==> flow/design.v <==
module pwm #(
    parameter step = 10000
)(
    input logic clk, 
    input logic rst,
    input integer duty_cycle,  
    output logic pwm_out
);
    integer pwm_on;
    localparam integer scalar = step/100;
    int pwm_count;
    logic switch;
    always_ff @(posedge clk) begin
        if (rst) begin
            pwm_on <= 0;
            pwm_count <= 0;
            switch <= 0;
        end
        else begin
        pwm_on <= duty_cycle*scalar;
        if (duty_cycle >= 99 || duty_cycle <= 1) begin
            if (duty_cycle >= 99) begin
                switch <= 0;
            end
            if (duty_cycle <= 1) begin
                switch <= 1;
            end
        end
        else begin
            if (pwm_count > pwm_on - 1) begin
                switch <= 1;
                if (pwm_count > step - 1) begin
                    pwm_count <= 0;
                    switch <= 0;
                end
                else begin
                    pwm_count <= pwm_count + 1;
                end
            end
            else begin
                pwm_count <= pwm_count + 1;
            end
        end
        end
    end
    assign pwm_out = (switch) ? 1'b1 : 1'b0;
endmodule
module ramp #(
    parameter step = 2000000,  
    parameter [0:6] steps = 7'b0011100,  
    parameter int n_steps = $bits(steps)
)(
    input logic clk,
    input logic rst,
    output int pwm_value
);
    integer stage;  
    integer count;  
    integer pwm_count;  
    localparam integer substep = step / 100;
    function automatic integer rate(input integer i);
        integer next;
        integer current;
        begin
            if (i < n_steps - 1) next = steps[i + 1] ? 100 : 0;
            else next = steps[0] ? 100 : 0;
            current = steps[i] ? 100 : 0;
            rate = (next - current) / 100;
        end
    endfunction
    integer stage_rate;
    always_comb begin
        stage_rate = 0;
        for (int i = 0; i < n_steps; i++)
            if (stage == i) stage_rate = rate(i);
    end
    always_ff @(posedge clk) begin
        if (rst) begin
            stage <= 0;
            count <= 0;
            pwm_count <= 0;
            if (steps[0]) pwm_value <= 100;
            else pwm_value <= 0;
        end
        else begin
        pwm_count <= pwm_count + 1;
        if (pwm_count == substep - 1) begin
            pwm_value <= pwm_value + stage_rate;
            pwm_count <= 0;
        end
        count <= count + 1;  
        if (count == step) begin
            count <= 0;  
            if (stage < n_steps - 1) begin
                stage <= stage + 1;
            end 
            else begin
                stage <= 0;
                if (steps[0]) pwm_value <= 100;
                else pwm_value <= 0;
            end
        end
        end
    end
endmodule
module top(
    input logic clk,
    input logic rst,
    output logic    RGB_G,
    output logic    RGB_R,
    output logic    RGB_B
);
    logic red_out;
    integer red;
    logic green_out;
    integer green;
    logic blue_out;
    integer blue;
    ramp #(
        .steps (7'b1100011)
    )
    u1 (
        .clk (clk),
        .rst (rst),
        .pwm_value (red)
    );
    ramp #(
        .steps (7'b0111000)
    )
    u2 (
            .clk (clk),
            .rst (rst),
            .pwm_value (green)
        );
    ramp #(
        .steps (7'b0001110)
    )
    u3 (
        .clk (clk),
        .rst (rst),
        .pwm_value (blue)
    );
    pwm u4 (
        .clk (clk),
        .rst (rst),
        .duty_cycle (red),
        .pwm_out (red_out)
    );
    assign RGB_R = red_out;
    pwm u5 (
        .clk (clk),
        .rst (rst),
        .duty_cycle (green),
        .pwm_out (green_out)
    );
    assign RGB_G = green_out;
    pwm u6 (
        .clk (clk),
        .rst (rst),
        .duty_cycle (blue),
        .pwm_out (blue_out)
    );
    assign RGB_B = blue_out;
endmodule
---- Reports on top ----
The steps from the RTL of top to its reports follow in flow order.
Line numbers count from 1 in the design file above.
Operators: Yosys type, input widths -> output width; for muxes data width and select width s.
Cell names lack the library's common part.
Not given: n/a
design
  design top .............................. top
  clock port .............................. clk
  cell library ............................ sky130hd
  corner .................................. tt_025C_1v80

---- After elaboration ----
Source: Yosys, flattened and elaborated, memories not mapped. Widths are those after wreduce. Registers that Yosys merges into a memory's read port (data or address) are not register bits. Print and check cells do not count. Equal cells are merged and count once.
operators by class
  $add $sub $neg .......................... 18
  multiply operators ...................... 3
  order comparisons ....................... 15
  equal/unequal tests ..................... 26
  muxes and demuxes ....................... 54
  reduce/logical cells .................... 16
operators by type and width
  kind                   number
  $mux 32                30
  $mul 32x6->30 const B  3
  $add 32x2->32 const B  12
  $eq 32x4->1 const B    9
  $eq 32x3->1 const B    6
  $gt 32x15->1 const B   3
  $eq 32x16->1 const B   3
  $sub 32x2->32 const B  3
  $le 32x2->1 const B    3
  $eq 32x22->1 const B   3
  $add 32x32->32         3
  $gt 32x32->1           3
  $lt 32x4->1 const B    3
  $ge 32x8->1 const B    3
  $eq 32x2->1 const B    2
  $logic_not 32->1       1
  $mux 1                 24
  $reduce_or 2->1        6
  $ne 3x1->1 const B     3
  $reduce_and 2->1       3
  $reduce_bool 2->1      3
  $logic_or 1x1->1       3
bit counts
  flip-flop bits (word level) ............. 573
  input bits .............................. 2
  output and inout bits ................... 3
  word-level cells ........................ 153

---- Depth ----
Depth = most cells in a row (Yosys ltp): at word level without a register or memory, in the mapped netlist without a sequential cell, where the memories' decode and read muxes count.
depth
  depth in word-level cells ............... 12
  ABC_AREA ................................ 0
  depth in mapped cells ................... 20
  depth with buffers taken out ............ 20

---- Netlist ----
Yosys stat after the flow's synthesis: flattened, memories mapped to cells. It holds for the ABC_AREA given above (unset counts as 0); a run with the other value may have another netlist.
The area totals of this step are shown rounded.
cell types
  cell type  number  area in all (µm²)
  dfxtp_1    573     1.15E+04
  ha_1       495     6193.44
  xor2_1     307     2.69E+03
  nor2_1     612     2.3E+03
  xnor2_1    245     2.15E+03
  inv_1      476     1.79E+03
  fa_1       78      1.56E+03
  nand2_1    411     1542.73
  a21oi_1    307     1.54E+03
  nand3_1    190     950.912
  a21o_1     126     945.907
  o21ai_0    141     705.677
  nand4_1    108     675.648
  and3_1     93      581.808
  nor4_1     90      563.04
  or3_1      77      481.712
  clkbuf_1   92      345.331
  nor3_1     67      335.322
Not listed: further types 63, cells in them 379.
synthesis totals
  cell count .............................. 4867
  chip area (Yosys) ....................... 0.0397 mm²
  sequential part of the area ............. 0.0115 mm²
  flip-flop cells ......................... 573
  buffer cells ............................ 99
By module: a second synthesis without flattening, with its own total; a netlist apart from the flattened one above.
second synthesis, totals
  cell total of the unflattened synthesis .. 5142
  area total of the unflattened synthesis .. 0.0417 mm²
Each row is one instance without its submodules.
by module
  module           times used  cells  area (mm²)  seq. area (mm²)
  pwm              3           830    0.00677     0.00126
  ramp (steps=99)  1           880    0.00718     0.00256
  ramp (steps=14)  1           884    0.0071      0.00256
  ramp (steps=56)  1           888    0.00707     0.00256
  top              1           0      0           0

---- Path before layout ----
Path of least setup slack by OpenSTA after synthesis, without wires, with an ideal clock, recovery checks aside; 20% of the period is set as input and as output delay. Where synthesis merged equal registers, the netlist keeps one of their names.
path post-synthesis
  kind .................................... register to register
  start point ............................. register u1.stage[6]
  end point ............................... register u1.pwm_value[31]
  clock period ............................ 10.0 ns
  setup time .............................. 0.072 ns
  launch time at the first pin ............ 0.000 ns
  arrival time ............................ 6.042 ns
  data required time ...................... 9.928 ns
  path slack .............................. 3.886 ns
  path delay .............................. 6.114 ns
  driving pins on the path ................ 15
  path buffers ............................ 0
  period reached after synthesis .......... 6.114 ns
"path delay" is the arrival time less input delay plus setup time.
"driving pins on the path" counts driving pins, that of a launching flip-flop among them; a cell with two outputs on the path counts twice.
"period reached after synthesis" = period - worst setup slack (recovery checks aside). The figure is calculated, with input and output delays left at 20% of the set period.
Between the ends stands the longest chain of elaborated cells between them, by number of cells; it is not shown to be the way that was timed. Of several equally long chains one is given.
A line is the first line of the expression or statement that the cell stems from. Yosys adds cells for indexed reads and writes and turns some case tables into memories.
At most two assigning lines are given for a register; there are more.
on the way, post-synthesis
  cells stage by stage .................... dfxtp_1 > nor4_1 > nand4_1 > nor4_1 > ha_1 > a211o_1 > a21oi_1 > a211oi_1 > o21ai_0 > a21oi_1 > a31o_2 > a211oi_1 > o21ai_0 > mux2i_1 > mux2i_1
  length of the longest elaborated chain .. 11
  elaborated cells on any way between the ends .. 17
  source lines of those cells ............. 5
  those cells by class .................... add/sub (1); compare (1); eq/ne (6); mux (9)
ends and longest elaborated chain, post-synthesis
  what                  RTL line  text
  from (decl)           57        integer stage;
  from (assign)         79        stage <= 0;
  from (assign)         95        stage <= stage + 1;
  $eq 32x2->1           75        if (stage == i) stage_rate = rate(i);
  $mux 32 (6 in a row)  75
  $add 32x32->32        88        pwm_value <= pwm_value + stage_rate;
  $mux 32               87        if (pwm_count == substep - 1) begin
  $mux 32               94        if (stage < n_steps - 1) begin
  $mux 32               92        if (count == step) begin
  to (assign)           88
  to (assign)           99        if (steps[0]) pwm_value <= 100;
  to (decl)             55        output int pwm_value

---- Timing after layout ----
Path of least setup slack in the final report of record 1 (OpenROAD, finished layout, wires in). Where an end is a register, its clock arrival counts in the times.
path after layout
  kind .................................... register to register
  start point ............................. register u1.stage[3]
  end point ............................... register u1.pwm_value[31]
  clock period ............................ 7.5 ns
  setup time .............................. 0.07 ns
  launch time at the first pin ............ 0.67 ns
  arrival time ............................ 6.09 ns
  data required time ...................... 8.10 ns
  path slack .............................. 2.01 ns
  driving pins on the path ................ 16
  path buffers ............................ 1
Between the ends stands the longest chain of elaborated cells between them, by number of cells; it is not shown to be the way that was timed. Of several equally long chains one is given.
At most two assigning lines are given for a register; there are more.
on the way, after layout
  cells stage by stage .................... dfxtp_1 > nor4_1 > nand4_1 > nor4_2 > buf_4 > ha_1 > a211o_1 > a21oi_1 > a211oi_1 > o21ai_0 > a21oi_1 > a31o_2 > a211oi_1 > o21ai_0 > mux2i_1 > mux2i_1
  length of the longest elaborated chain .. 11
  elaborated cells on any way between the ends .. 17
  source lines of those cells ............. 5
  those cells by class .................... add/sub (1); compare (1); eq/ne (6); mux (9)
ends and longest elaborated chain, after layout
  what                  RTL line  text
  from (decl)           57        integer stage;
  from (assign)         79        stage <= 0;
  from (assign)         95        stage <= stage + 1;
  $eq 32x2->1           75        if (stage == i) stage_rate = rate(i);
  $mux 32 (6 in a row)  75
  $add 32x32->32        88        pwm_value <= pwm_value + stage_rate;
  $mux 32               87        if (pwm_count == substep - 1) begin
  $mux 32               94        if (stage < n_steps - 1) begin
  $mux 32               92        if (count == step) begin
  to (assign)           88
  to (assign)           99        if (steps[0]) pwm_value <= 100;
  to (decl)             55        output int pwm_value

--- measured runs ---
Stored flow runs of top (3 of them; Yosys, OpenROAD, sky130hd). They differ in their settings and are not a sequence. Constraints: input delay and output delay 20% of the set period each, output load 0.01 pF.
"achieved period" means the clock period less the worst setup slack. The figure is calculated, with input and output delays left at 20% of the set period.
"total power after layout" is the tool's figure for a default switching activity; nothing was simulated.
Values from the reports are rounded here.

======== record 1 ========
==> flow/run.sh <==
#!/bin/bash
# the make line also repeats the synthesis and layout settings of config.mk as NAME=value (left out here)
make -C /OpenROAD-flow-scripts/flow DESIGN_CONFIG=/design/flow/config.mk WORK_HOME=/design/flow/orfs CLKGATE_MAP_FILE= finish
==> flow/config.mk <==
export PLATFORM = sky130hd
export DESIGN_NAME = top
export DESIGN_NICKNAME = top
export VERILOG_FILES = /design/flow/design.v
export SDC_FILE = /design/flow/constraint.sdc
export NUM_CORES = 4
export LEC_CHECK = 0
export ABC_AREA = 0
export CAP_MARGIN = 30
export CELL_PAD_IN_SITES_DETAIL_PLACEMENT = 2
export CELL_PAD_IN_SITES_GLOBAL_PLACEMENT = 1
export CORE_ASPECT_RATIO = 0.9
export CORE_MARGIN = 2
export CORE_UTILIZATION = 15
export CTS_CLUSTER_SIZE = 30
export GPL_TIMING_DRIVEN = 0
export MIN_ROUTING_LAYER = met2
export SETUP_SLACK_MARGIN = 0.26
export SLEW_MARGIN = 5
export TNS_END_PERCENT = 75
==> flow/constraint.sdc <==
create_clock -name core_clock -period 7.5 [get_ports {clk}]
set_input_delay 1.5000 -clock core_clock [delete_from_list [all_inputs] [get_ports {clk}]]
set_output_delay 1.5000 -clock core_clock [all_outputs]
set_load 0.01 [all_outputs]

-------- measured, record 1 --------
  cell area after synthesis ............... 0.0397 mm²
  area inside the die boundary ............ 0.269 mm²
  standard-cell area after layout ......... 0.0469 mm²
  utilization of the finished layout ...... 0.178
  worst setup slack after layout .......... 2.01 ns
  total negative slack on setup checks .... 0.000 ns
  worst-case hold slack ................... 0.470 ns
  total power after layout ................ 7.16 mW
  achieved period ......................... 5.486 ns

======== record 2 ========
==> flow/run.sh <==
#!/bin/bash
# the make line also repeats the synthesis and layout settings of config.mk as NAME=value (left out here)
make -C /OpenROAD-flow-scripts/flow DESIGN_CONFIG=/design/flow/config.mk WORK_HOME=/design/flow/orfs CLKGATE_MAP_FILE= finish
==> flow/config.mk <==
export PLATFORM = sky130hd
export DESIGN_NAME = top
export DESIGN_NICKNAME = top
export VERILOG_FILES = /design/flow/design.v
export SDC_FILE = /design/flow/constraint.sdc
export NUM_CORES = 4
export LEC_CHECK = 0
export ABC_AREA = 0
export CAP_MARGIN = 20
export CELL_PAD_IN_SITES_DETAIL_PLACEMENT = 2
export CELL_PAD_IN_SITES_GLOBAL_PLACEMENT = 1
export CORE_ASPECT_RATIO = 0.9
export CORE_MARGIN = 2
export CORE_UTILIZATION = 15
export CTS_CLUSTER_SIZE = 97
export GPL_TIMING_DRIVEN = 0
export MIN_ROUTING_LAYER = met2
export SETUP_SLACK_MARGIN = 0.26
export SLEW_MARGIN = 25
export TNS_END_PERCENT = 75
==> flow/constraint.sdc <==
create_clock -name core_clock -period 7.5 [get_ports {clk}]
set_input_delay 1.5000 -clock core_clock [delete_from_list [all_inputs] [get_ports {clk}]]
set_output_delay 1.5000 -clock core_clock [all_outputs]
set_load 0.01 [all_outputs]

-------- measured, record 2 --------
  cell area after synthesis ............... 0.0397 mm²
  area inside the die boundary ............ 0.269 mm²
  standard-cell area after layout ......... 0.0468 mm²
  utilization of the finished layout ...... 0.177
  worst setup slack after layout .......... 2.16 ns
  total negative slack on setup checks .... 0.000 ns
  worst-case hold slack ................... 0.461 ns
  total power after layout ................ 6.87 mW
  achieved period ......................... 5.335 ns

======== record 3 ========
==> flow/run.sh <==
#!/bin/bash
# the make line also repeats the synthesis and layout settings of config.mk as NAME=value (left out here)
make -C /OpenROAD-flow-scripts/flow DESIGN_CONFIG=/design/flow/config.mk WORK_HOME=/design/flow/orfs CLKGATE_MAP_FILE= finish
==> flow/config.mk <==
export PLATFORM = sky130hd
export DESIGN_NAME = top
export DESIGN_NICKNAME = top
export VERILOG_FILES = /design/flow/design.v
export SDC_FILE = /design/flow/constraint.sdc
export NUM_CORES = 4
export LEC_CHECK = 0
export CAP_MARGIN = 20
export CORE_MARGIN = 2
export CORE_UTILIZATION = 40
export SLEW_MARGIN = 20
==> flow/constraint.sdc <==
create_clock -name core_clock -period 4.81 [get_ports {clk}]
set_input_delay 0.9620 -clock core_clock [delete_from_list [all_inputs] [get_ports {clk}]]
set_output_delay 0.9620 -clock core_clock [all_outputs]
set_load 0.01 [all_outputs]

-------- measured, record 3 --------
  cell area after synthesis ............... 0.0397 mm²
  area inside the die boundary ............ 0.102 mm²
  standard-cell area after layout ......... 0.0439 mm²
  utilization of the finished layout ...... 0.446
  worst setup slack after layout .......... 0.297 ns
  total negative slack on setup checks .... 0.000 ns
  worst-case hold slack ................... 0.456 ns
  total power after layout ................ 10.8 mW
  achieved period ......................... 4.513 ns
--- end ---
